==> flow/design.v <==
module fp10 #(
    parameter HALF = 100          
)(
    input  wire clk_in,
    input  wire reset,
    output wire tick
);
    reg [22:0] counter;
    reg clk_out;
    always @(posedge clk_in or posedge reset) begin
        if (reset) begin
            counter <= 0;
            clk_out <= 0;
        end
        else if (counter == HALF - 1) begin
            counter <= 0;
            clk_out <= ~clk_out;
        end
        else begin
            counter <= counter + 1;
        end
    end
    assign tick = (counter == HALF - 1) && ~clk_out;
endmodule
module miao10(clk, reset, tick, cout, qout);
input clk, reset, tick;
output cout;
output reg [7:0] qout;
always@(posedge clk or posedge reset) begin
   if (reset)
      qout <= 0;
   else if (tick) begin
      if(qout == 4)
         qout <= 0;
      else
         qout <= qout + 1;
   end
end
assign cout = (qout == 4) ? 1 : 0;
endmodule
module miao(qout,reset,clk,tick,cin,secin1,cout);
input clk,reset,tick,cin;
input [7:0] secin1;
output reg[7:0] qout;
output cout;
always@(posedge clk or posedge reset)
begin
	if(reset) qout<=0;
	else if(tick && cin)
	begin
   if(qout==59) begin qout<=0;end
	        else qout<=qout+1;end
end
assign cout=((qout==59)&&(secin1==4))?1:0;
endmodule
module fen(qout,am,am_fall,reset,clk,tick,cin,cout,nout,secin,secin1,naozhong);
input clk,reset,tick,am,am_fall,cin,naozhong;
input [7:0] secin;
input [7:0] secin1;
output reg[7:0] qout;
output reg[7:0] nout;
output   cout;
always@(posedge clk or posedge reset)
begin
	if(reset) qout<=0;
	else if(tick&&(~naozhong)&&(~am||cin))
	begin
   if(qout==59) begin qout<=0;end
	        else qout<=qout+1;end
end
always@(posedge clk or posedge reset)
begin
	if(reset) nout<=0;
	else if(am_fall&&naozhong)
	begin
	if(nout==59) begin nout<=0;end
		     else nout<=nout+1;end
end
assign cout=((qout==59)&&(secin==59)&&(secin1==4))?1:0;
endmodule
module shi(qout,ah,ah_fall,reset,clk,tick,cin,naozhong,nout);
input clk,reset,tick,ah,ah_fall,cin,naozhong;
output reg[7:0] qout;
output reg[7:0] nout;
always@(posedge clk or posedge reset)
begin
	if(reset) qout<=0;
	else if(tick&&(~naozhong)&&(~ah||cin))
	begin
   if(qout==23) qout<=0;
	        else qout<=qout+1;end
end
always@(posedge clk or posedge reset)
begin
	if(reset) nout<=0;
	else if(ah_fall&&naozhong)
	begin
	if(nout==23) begin nout<=0;end
		     else nout<=nout+1;end
end
endmodule
module alarm(en,clk,tick,reset,cin,set,shi,daodian,min,miao);
input [7:0] shi;
input [7:0] min;
input [7:0] miao;
input reset,cin,clk,tick,en;
output reg[7:0] set;
output daodian;
always@(posedge clk or posedge reset)
begin
	if(reset) set<=0;
	else if(tick)
	begin
		if(set==23)
		set<=0;
		else if(~cin)
		set<=set+1;
	end
end
assign daodian=(en&&(min==8'b0)&&(miao < 10))?1:0;
endmodule
module naozhong(
    input wire [7:0] shi_nao,
    input wire [7:0] shi_date,
    input wire [7:0] fen_nao,
    input wire [7:0] fen_date,
    input wire switch, clk, reset, tick,
    input wire switch_rise,
    output reg audio
);
    reg en_reg;
    reg alarm_enabled;
    always @(posedge clk or posedge reset)
    begin
        if (reset)
            en_reg <= 0;
        else if (tick)
        begin
            if (switch)
            begin
                en_reg <= 1;
            end
            else
                en_reg <= 0;
        end
    end
    always @(posedge clk or posedge reset)
    begin
        if (reset)
            alarm_enabled <= 1;
        else if (switch_rise)
            alarm_enabled <= !alarm_enabled;
    end
    always @(posedge clk or posedge reset)
    begin
        if (reset)
            audio <= 0;
        else if (tick)
        begin
            if (alarm_enabled && en_reg && (shi_nao == shi_date)&&(fen_nao == fen_date))
                audio <= 1;
            else
                audio <= 0;
        end
    end
endmodule
module audio(
    input wire clk,            
    input wire reset,          
    input wire en,             
    output wire pwm_out        
);
    parameter C4 = 261;
    parameter D4 = 293;
    parameter E4 = 329;
    parameter F4 = 349;
    parameter G4 = 392;
    parameter A4 = 440;
    parameter B4 = 493;
    parameter E_DI = 82;
    parameter FS = 93;
    parameter CLK_FREQ = 50000;
    parameter LONG  = 2000;
    parameter SHORT = 1000;
    reg [31:0] counter;
    reg [31:0] pwm_duty_cycle;   
    reg [31:0] note_freq;
    reg [31:0] note_duration_counter;
    reg [3:0] note_index;   
    function [31:0] note_table;
        input [3:0] idx;
        case (idx)
            4'd0:  note_table = D4;
            4'd1:  note_table = G4;
            4'd2:  note_table = B4;
            4'd3:  note_table = G4;
            4'd4:  note_table = A4;
            4'd5:  note_table = D4;
            4'd6:  note_table = E4;
            4'd7:  note_table = B4;
            4'd8:  note_table = G4;
            4'd9:  note_table = E_DI;
            4'd10: note_table = D4;
            4'd11: note_table = B4;
            4'd12: note_table = G4;
            4'd13: note_table = E_DI;
            4'd14: note_table = B4;
            4'd15: note_table = FS;
            default: note_table = B4;
        endcase
    endfunction
    function [31:0] duration_table;
        input [3:0] idx;
        case (idx)
            4'd5, 4'd6: duration_table = SHORT;
            default:    duration_table = LONG;
        endcase
    endfunction
    always @(posedge clk or posedge reset) begin
        if (reset) begin
            counter <= 0;
            pwm_duty_cycle <= 0;
        end else if (en) begin
            if (counter >= CLK_FREQ / note_freq) begin
                counter <= 0;
                pwm_duty_cycle <= ~pwm_duty_cycle;
            end else begin
                counter <= counter + 1;
            end
        end
    end
    always @(posedge clk or posedge reset) begin
        if (reset) begin
            note_index <= 0;
            note_freq <= note_table(4'd0);
            note_duration_counter <= 0;
        end else if (en) begin
            if (note_duration_counter >= duration_table(note_index)) begin
                note_duration_counter <= 0;
                note_index <= (note_index + 1) % 8;   
                note_freq <= note_table(note_index);
            end else begin
                note_duration_counter <= note_duration_counter + 1;
            end
        end
    end
    assign pwm_out = pwm_duty_cycle;
endmodule
module bcd(
	input	[7:0]	bin_in,
	output	[9:0]	bcd_out
    );
reg [3:0] ones;
reg [3:0] tens;
reg [1:0] hundreds;
integer i;
always @(*) begin
	ones 		= 4'd0;
	tens 		= 4'd0;
	hundreds 	= 2'd0;
	for(i = 7; i >= 0; i = i - 1) begin
		if (ones >= 4'd5) 		ones = ones + 4'd3;
		if (tens >= 4'd5) 		tens = tens + 4'd3;
		if (hundreds >= 4'd5)	hundreds = hundreds + 4'd3;
		hundreds = {hundreds[0],tens[3]};
		tens	 = {tens[2:0],ones[3]};
		ones	 = {ones[2:0],bin_in[i]};
	end
end	
assign bcd_out = {hundreds, tens, ones};
endmodule
module display(qin,sig);
input[3:0] qin;
output reg [0:6]sig;
always@(qin)
begin case(qin)
4'd0:sig=7'b0000001;
4'd1:sig=7'b1001111;
4'd2:sig=7'b0010010;
4'd3:sig=7'b0000110;
4'd4:sig=7'b1001100;
4'd5:sig=7'b0100100;
4'd6:sig=7'b0100000;
4'd7:sig=7'b0001111;
4'd8:sig=7'b0000000;
4'd9:sig=7'b0000100;
default:sig=7'b0000001;
endcase
end 
endmodule 
module mux2to1 (
   input wire [7:0] a,    
	input wire [7:0] b, 	 
   input wire sel,  
   output wire [7:0] y   
);
    assign y = (sel) ? a : b;
endmodule
module shuzizhong(
    input wire clk1,         
    input wire reset,        
    input wire ah1,          
    input wire am1,          
    input wire alarm1,       
    input wire en,           
    input wire naozhong,     
    output wire [0:6] shi,       
    output wire [0:6] ge,        
    output wire [0:6] min_shi,   
    output wire [0:6] min_ge,    
    output wire [0:6] sec_shi,   
    output wire [0:6] sec_ge,    
    output wire daodian,     
    output wire audio        
);
    wire tick;               
    wire [7:0] bb, miao1, fen1, shi1, nao_fen, nao_shi, set1;
    wire cout10, cout_miao, cout_fen, ring;
    wire [7:0] y_shi, y_fen, y_miao;
    wire [9:0] out, fen, miao;
    fp10 a(.clk_in(clk1), .reset(reset), .tick(tick));
    reg ah_s, ah, am_s, am, alarm_s, alarm;
    always @(posedge clk1 or posedge reset) begin
        if (reset) begin
            ah_s <= 1; ah <= 1;
            am_s <= 1; am <= 1;
            alarm_s <= 0; alarm <= 0;
        end else if (tick) begin
            ah_s <= ah1; ah <= ah_s;
            am_s <= am1; am <= am_s;
            alarm_s <= alarm1; alarm <= alarm_s;
        end
    end
    wire ah_fall = tick && ah && ~ah_s;
    wire am_fall = tick && am && ~am_s;
    wire alarm_rise = tick && ~alarm && alarm_s;
    miao10 inst16(.clk(clk1), .reset(reset), .tick(tick), .cout(cout10), .qout(bb));
    miao inst20(.qout(miao1), .reset(reset), .clk(clk1), .tick(tick), .cin(cout10),
                .secin1(bb), .cout(cout_miao));
    fen inst24(.qout(fen1), .am(am), .am_fall(am_fall), .reset(reset), .clk(clk1), .tick(tick),
               .cin(cout_miao), .cout(cout_fen), .nout(nao_fen), .secin(miao1), .secin1(bb),
               .naozhong(naozhong));
    shi inst19(.qout(shi1), .ah(ah), .ah_fall(ah_fall), .reset(reset), .clk(clk1), .tick(tick),
               .cin(cout_fen), .naozhong(naozhong), .nout(nao_shi));
    alarm inst3(.en(en), .clk(clk1), .tick(tick), .reset(reset), .cin(alarm), .set(set1),
                .shi(shi1), .daodian(daodian), .min(fen1), .miao(miao1));
    naozhong inst6(.shi_nao(nao_shi), .shi_date(shi1), .fen_nao(nao_fen), .fen_date(fen1),
                   .switch(alarm), .clk(clk1), .reset(reset), .tick(tick),
                   .switch_rise(alarm_rise), .audio(ring));
    audio inst5(.clk(clk1), .reset(reset), .en(ring), .pwm_out(audio));
    mux2to1 nn(.a(nao_shi), .b(shi1), .sel(naozhong), .y(y_shi));
    mux2to1 mm(.a(nao_fen), .b(fen1), .sel(naozhong), .y(y_fen));
    mux2to1 jj(.a(8'd0), .b(miao1), .sel(naozhong), .y(y_miao));
    bcd inst4(.bin_in(y_shi), .bcd_out(out));
    bcd inst(.bin_in(y_fen), .bcd_out(fen));
    bcd inst9(.bin_in(y_miao), .bcd_out(miao));
    display inst1(.qin(out[7:4]), .sig(shi));
    display inst2(.qin(out[3:0]), .sig(ge));
    display inst10(.qin(fen[7:4]), .sig(min_shi));
    display inst11(.qin(fen[3:0]), .sig(min_ge));
    display inst12(.qin(miao[7:4]), .sig(sec_shi));
    display inst13(.qin(miao[3:0]), .sig(sec_ge));
endmodule
==> Tool chain data of shuzizhong <==
Tool output for the design above, in the order of the flow.
Line numbers count from 1 in the design file above.
{ "inputs": {"top_module": "shuzizhong", "clk_port": "clk1", "lib": "sky130hd", "corner": "tt_025C_1v80"} }

==> Word level <==
Counts by Yosys on the flattened word-level netlist (proc, flatten, opt, wreduce; memories kept). Register bits leave out memories and registers merged into their read ports (data or address); mux counts leave out enables and synchronous resets folded into registers. Print and check cells are left out.
Memory sizes are those after Yosys's memory passes, which may raise the word count (mostly to a power of two), join words into wider ones and drop unused or constant bits.
{ "bits": {"clocked_rd_ports_x_width": 9, "latchBits": 0, "register_bits": 212, "mem_count": 7, "in_bits": 7, "mem_bits_rw": 0, "mem_bits_ro": 816} }
{ "mem_list": {"columns": ["name", "size", "word_bits", "read_ports", "write_ports", "line", "rtl"], "rows": [
  ["(no name shown)", 16, 9, 1, 0, 192, "case (idx)"],
  ["(no name shown)", 16, 7, 1, 0, 276, "begin case(qin)"],
  ["(no name shown)", 16, 7, 1, 0, 276, null],
  ["(no name shown)", 16, 7, 1, 0, 276, null],
  ["(no name shown)", 16, 7, 1, 0, 276, null],
  ["(no name shown)", 16, 7, 1, 0, 276, null]
]} }
Further memories, not shown: 1.
{ "classes": {"shifts": 0, "equal": 11, "n_mul": 0, "bitwise": 8, "div": 1, "addsub": 49, "n_cmp": 42, "mux": 59, "reduce_and_logical": 28} }
{ "ops": {"columns": ["operator", "n"], "rows": [
  ["divider 16 x 32 -> 32 bit (first input constant)", 1],
  [">= comparator 4 x 3 -> 1 bit (second input constant)", 33],
  ["two-way mux 32 bit", 3],
  ["adder 4 x 2 -> 4 bit (second input constant)", 18],
  ["two-way mux 4 bit", 18],
  ["two-way mux 8 bit", 9],
  ["adder 32 x 1 -> 32 bit (second input constant)", 2],
  [">= comparator 32 bit", 2],
  ["two-way mux 3 bit", 21],
  ["adder 8 x 1 -> 8 bit (second input constant)", 6],
  ["adder 3 x 2 -> 3 bit (second input constant)", 15],
  ["NOT 32 bit", 1],
  ["equality test 8 x 6 -> 1 bit (second input constant)", 3],
  ["adder 23 x 1 -> 23 bit (second input constant)", 1],
  ["equality test 23 x 7 -> 1 bit (second input constant)", 1],
  ["two-way mux 23 bit", 1],
  ["logical AND 1 bit", 21],
  ["equality test 8 x 5 -> 1 bit (second input constant)", 2],
  ["equality test 8 bit", 2],
  ["two-way mux 11 bit", 1],
  ["adder 1 x 2 -> 3 bit (both inputs constant)", 3],
  ["adder 1 x 2 -> 3 bit (second input constant)", 3],
  [">= comparator 1 x 3 -> 1 bit (both inputs constant)", 3],
  [">= comparator 1 x 3 -> 1 bit (second input constant)", 3],
  ["equality test 8 x 3 -> 1 bit (second input constant)", 1],
  ["< comparator 8 x 4 -> 1 bit (second input constant)", 1],
  ["zero test 8 bit", 1],
  ["NOT 1 bit", 7]
]} }
Other operator kinds: 7; their cells: 15.

==> Longest topological paths <==
Yosys ltp: most cells in a row. Word level: on the elaborated netlist, between registers, memories and ports. Mapped: between sequential cells and ports; inverters and the memories' decode and read muxes count.
{ "depth": {"word_depth": 15, "ABC_AREA": 0, "depth_mapped": 93} }

==> Netlist <==
Source: synth_stat.txt of the flow (Yosys; design flattened, memories mapped). It holds for the ABC_AREA given above (unset counts as 0); a run with the other value may have another netlist.
{ "by_type": {"columns": ["cell", "n", "area_total_um2"], "rows": [
  ["sky130_fd_sc_hd__dfrtp_1", 148, 3.7E+03],
  ["sky130_fd_sc_hd__ha_1", 144, 1.8E+03],
  ["sky130_fd_sc_hd__xnor2_1", 103, 902.115],
  ["sky130_fd_sc_hd__nor2_1", 194, 728.198],
  ["sky130_fd_sc_hd__nand2_1", 190, 713.184],
  ["sky130_fd_sc_hd__a21oi_1", 119, 595.571],
  ["sky130_fd_sc_hd__o21ai_0", 119, 595.571],
  ["sky130_fd_sc_hd__mux2i_1", 50, 500.48],
  ["sky130_fd_sc_hd__xor2_1", 48, 420.403],
  ["sky130_fd_sc_hd__inv_1", 86, 322.81],
  ["sky130_fd_sc_hd__nand3_1", 62, 310.298],
  ["sky130_fd_sc_hd__nand4_1", 45, 281.52],
  ["sky130_fd_sc_hd__a21o_1", 33, 247.738],
  ["sky130_fd_sc_hd__dfstp_2", 8, 210.202],
  ["sky130_fd_sc_hd__mux2_2", 18, 202.694],
  ["sky130_fd_sc_hd__a31oi_1", 30, 187.68],
  ["sky130_fd_sc_hd__nor2b_1", 30, 187.68],
  ["sky130_fd_sc_hd__nand2b_1", 29, 181.424]
]} }
Not listed: further types 81, cells in them 391.
{ "mapped": {"stdcells": 1847, "seq_area_um2": 3913.8, "ff_cells": 156, "buf_cells": 53, "yosys_area_um2": 14930.6} }
The figures by module come from a second, unflattened synthesis with its own total; it is not the netlist above.
{ "unflattened": {"hier_cells": 2049, "area_unflattened_um2": 16998.8} }
Each row is one instance without its submodules.
{ "by_module": {"columns": ["mod", "mod_seq_area_um2", "n_inst", "cells", "area_um2"], "rows": [
  ["audio", 1880.6, 1, 991, 7775.0],
  ["bcd", 0.0, 3, 143, 988.4],
  ["fp10", 600.6, 1, 103, 1109.8],
  ["display", 0.0, 6, 24, 183.9],
  ["fen", 400.4, 1, 94, 904.6],
  ["shi", 400.4, 1, 79, 793.3],
  ["alarm", 200.2, 1, 47, 506.7],
  ["miao", 200.2, 1, 46, 431.7],
  ["miao10", 200.2, 1, 41, 426.7],
  ["mux2to1", 0.0, 3, 9, 131.4],
  ["naozhong", 76.3, 1, 30, 294.0],
  ["shuzizhong", 155.1, 1, 18, 294.0]
]} }

==> Worst setup path after synthesis <==
OpenSTA on the mapped netlist: ideal clock, no wires. The path of least setup slack (recovery checks aside). Input and output delay are each 20% of the period. Register names are those of the netlist, which keeps one name where synthesis merged equal registers.
{ "synth_timing": {"path_type": "input-to-output", "startpoint": "input port naozhong", "endpoint": "output port sec_ge[4]", "driving_pins": 28, "arrival_ps": 11287, "clock_period_ps": 25000, "input_delay_ps": 5000, "path_slack_ps": 8713, "n_path_buf": 4, "path_delay_ps": 6287, "period_less_setup_slack_ps": 16287} }
"path_delay_ps" = arrival - input delay + setup time.
At an output port there is no setup time.
"driving_pins" counts driving pins, that of a launching flip-flop among them; a cell with two outputs on the path counts twice.
"period_less_setup_slack_ps" is the clock period less the worst setup slack; recovery checks do not enter. This is arithmetic on one report: input and output delays are still those of the set period (20% each).
Between the ends stands the longest chain of elaborated cells between them, by number of cells; it is not shown to be the way that was timed. Of several equally long chains one is given.
A line is the first line of the expression or statement that the cell stems from. Yosys adds cells for indexed reads and writes and turns some case tables into memories.
The chain passes a memory read, where the word-level depth is cut; so it can be longer than that depth.
{ "synth_between": {"path_cell_list": "sky130_fd_sc_hd__clkbuf_1 sky130_fd_sc_hd__clkbuf_1 sky130_fd_sc_hd__buf_1 sky130_fd_sc_hd__clkbuf_1 sky130_fd_sc_hd__nand2b_1 sky130_fd_sc_hd__inv_1 sky130_fd_sc_hd__ha_1 sky130_fd_sc_hd__o21ai_0 sky130_fd_sc_hd__xnor2_1 sky130_fd_sc_hd__nand2b_1 sky130_fd_sc_hd__ha_1 sky130_fd_sc_hd__nor2b_1 sky130_fd_sc_hd__o21a_1 sky130_fd_sc_hd__xnor2_1 sky130_fd_sc_hd__ha_1 sky130_fd_sc_hd__nand2b_1 sky130_fd_sc_hd__a21boi_0 sky130_fd_sc_hd__xnor2_1 sky130_fd_sc_hd__ha_1 sky130_fd_sc_hd__nand2b_1 sky130_fd_sc_hd__a21boi_0 sky130_fd_sc_hd__xnor2_1 sky130_fd_sc_hd__ha_1 sky130_fd_sc_hd__nand2b_1 sky130_fd_sc_hd__a21boi_0 sky130_fd_sc_hd__mux2i_1 sky130_fd_sc_hd__nand2_1 sky130_fd_sc_hd__o22ai_1", "elab_chain_len": 16} }
{ "synth_rtl": {"columns": ["element", "line", "rtl"], "rows": [
  ["start, declared", 306, "input wire naozhong,"],
  ["two-way mux 8 bit", 297, "assign y = (sel) ? a : b;"],
  ["adder 1 x 2 -> 3 bit", 262, "if (ones >= 4'd5) ones = ones + 4'd3;"],
  ["two-way mux 3 bit", 262, null],
  [">= comparator 4 x 3 -> 1 bit", 262, null],
  ["two-way mux 4 bit", 262, null],
  [">= comparator 4 x 3 -> 1 bit", 262, null],
  ["two-way mux 4 bit", 262, null],
  ["(+2 left out)", null, null],
  [">= comparator 4 x 3 -> 1 bit", 262, null],
  ["two-way mux 4 bit", 262, null],
  [">= comparator 4 x 3 -> 1 bit", 262, null],
  ["two-way mux 4 bit", 262, null],
  [">= comparator 4 x 3 -> 1 bit", 262, null],
  ["two-way mux 4 bit", 262, null],
  ["memory read (16 x 7 bit)", 276, "begin case(qin)"],
  ["end, declared", 312, "output wire [0:6] sec_ge,"]
]} }

==> Path in the finished layout <==
From the final timing report of run 1: the path of least setup slack in the routed layout; clock arrival at registers is part of the times.
The report prints the path's times to 10 ps; the period is as set.
{ "layout_timing": {"path_type": "reg-to-reg", "startpoint": "register inst5.note_freq[4]", "endpoint": "register inst5.pwm_duty_cycle[0]", "arrival_ps": 16270, "clock_period_ps": 19300, "n_path_buf": 1, "path_slack_ps": 3340, "driving_pins": 78, "setup_time_ps": 120} }
Between the ends stands the longest chain of elaborated cells between them, by number of cells; it is not shown to be the way that was timed. Of several equally long chains one is given.
{ "layout_between": {"path_cell_list": "sky130_fd_sc_hd__dfrtp_2 sky130_fd_sc_hd__o41ai_4 sky130_fd_sc_hd__buf_4 sky130_fd_sc_hd__nand2_1 sky130_fd_sc_hd__ha_1 sky130_fd_sc_hd__o21ai_0 sky130_fd_sc_hd__a211o_1 sky130_fd_sc_hd__nand3_4 sky130_fd_sc_hd__mux2_2 sky130_fd_sc_hd__ha_1 sky130_fd_sc_hd__a21o_1 sky130_fd_sc_hd__nand3_1 sky130_fd_sc_hd__nand4_1 sky130_fd_sc_hd__o22ai_4 sky130_fd_sc_hd__a21o_4 sky130_fd_sc_hd__nand2_2 sky130_fd_sc_hd__inv_4 sky130_fd_sc_hd__nor2_1 (+42 left out) sky130_fd_sc_hd__mux2_1 sky130_fd_sc_hd__ha_1 sky130_fd_sc_hd__and4_1 sky130_fd_sc_hd__a21oi_1 sky130_fd_sc_hd__nand2_1 sky130_fd_sc_hd__o311a_1 sky130_fd_sc_hd__mux2i_1 sky130_fd_sc_hd__nand4_1 sky130_fd_sc_hd__ha_1 sky130_fd_sc_hd__nand2b_1 sky130_fd_sc_hd__a21o_1 sky130_fd_sc_hd__a21o_1 sky130_fd_sc_hd__a21oi_1 sky130_fd_sc_hd__nor2b_1 sky130_fd_sc_hd__o2111ai_2 sky130_fd_sc_hd__nand2_2 sky130_fd_sc_hd__and2_4 sky130_fd_sc_hd__xor2_1", "elab_chain_len": 3} }
{ "layout_rtl": {"columns": ["element", "line", "rtl"], "rows": [
  ["start, declared", 187, "reg [31:0] note_freq;"],
  ["divider 16 x 32 -> 32 bit", 224, "if (counter >= CLK_FREQ / note_freq) begin"],
  [">= comparator 32 bit", 224, null],
  ["AND reduction 2 bit", null, null],
  ["end, assigned", 222, "pwm_duty_cycle <= 0;"],
  ["end, assigned", 226, "pwm_duty_cycle <= ~pwm_duty_cycle;"],
  ["end, declared", 186, "reg [31:0] pwm_duty_cycle;"]
]} }

Hand-over note for shuzizhong

Settings and measured results of 3 stored flow runs for module shuzizhong (sky130hd), not sorted in any way. The constraints put input and output delay at 20% of the set period each and load the outputs with 0.01 pF.
"power_total_mw" is the tool's figure for a default switching activity; nothing was simulated.
[
  {
    "run": "run 1",
    "settings": { "CORE_UTILIZATION": 40, "SETUP_SLACK_MARGIN": 2.16, "period_ns": 19.3, "CAP_MARGIN": 20, "CORE_MARGIN": 2, "SLEW_MARGIN": 20 },
    "results": { "fin_tns_ps": 0, "ys_area_um2": 14930.6, "worst_hold_slack_ps": 472, "power_total_mw": 0.6873, "finish.utilization_pct": 45.6, "design_die_area_um2": 38887.8, "ws_setup_ps": 3340 }
  },
  {
    "run": "run 2",
    "settings": { "CAP_MARGIN": 10, "CELL_PAD_IN_SITES_DETAIL_PLACEMENT": 0, "CORE_MARGIN": 3, "CORE_UTILIZATION": 18, "CTS_CLUSTER_DIAMETER": 118, "CTS_CLUSTER_SIZE": 40, "GPL_ROUTABILITY_DRIVEN": 0, "GPL_TIMING_DRIVEN": 0, "MAX_ROUTING_LAYER": "met5", "MIN_ROUTING_LAYER": "met2", "PLACE_DENSITY_LB_ADDON": 0.1, "period_ns": 14.2, "SLEW_MARGIN": 20 },
    "results": { "finish.utilization_pct": 24.0, "fin_tns_ps": -26780, "worst_hold_slack_ps": 481, "design_die_area_um2": 86438.9, "power_total_mw": 0.9370, "ws_setup_ps": -875, "ys_area_um2": 14930.6 }
  },
  {
    "run": "run 3",
    "settings": { "CAP_MARGIN": 10, "CELL_PAD_IN_SITES_DETAIL_PLACEMENT": 0, "CELL_PAD_IN_SITES_GLOBAL_PLACEMENT": 2, "CORE_MARGIN": 7, "CORE_UTILIZATION": 72, "CTS_CLUSTER_DIAMETER": 118, "CTS_CLUSTER_SIZE": 20, "GPL_ROUTABILITY_DRIVEN": 0, "GPL_TIMING_DRIVEN": 1, "HOLD_SLACK_MARGIN": 0.16, "MAX_ROUTING_LAYER": "met5", "MIN_ROUTING_LAYER": "met1", "PLACE_DENSITY": 0.37, "period_ns": 14.2, "SLEW_MARGIN": 20 },
    "outcome": "incomplete, placement halted on GPL-0301"
  }
]

End of note.
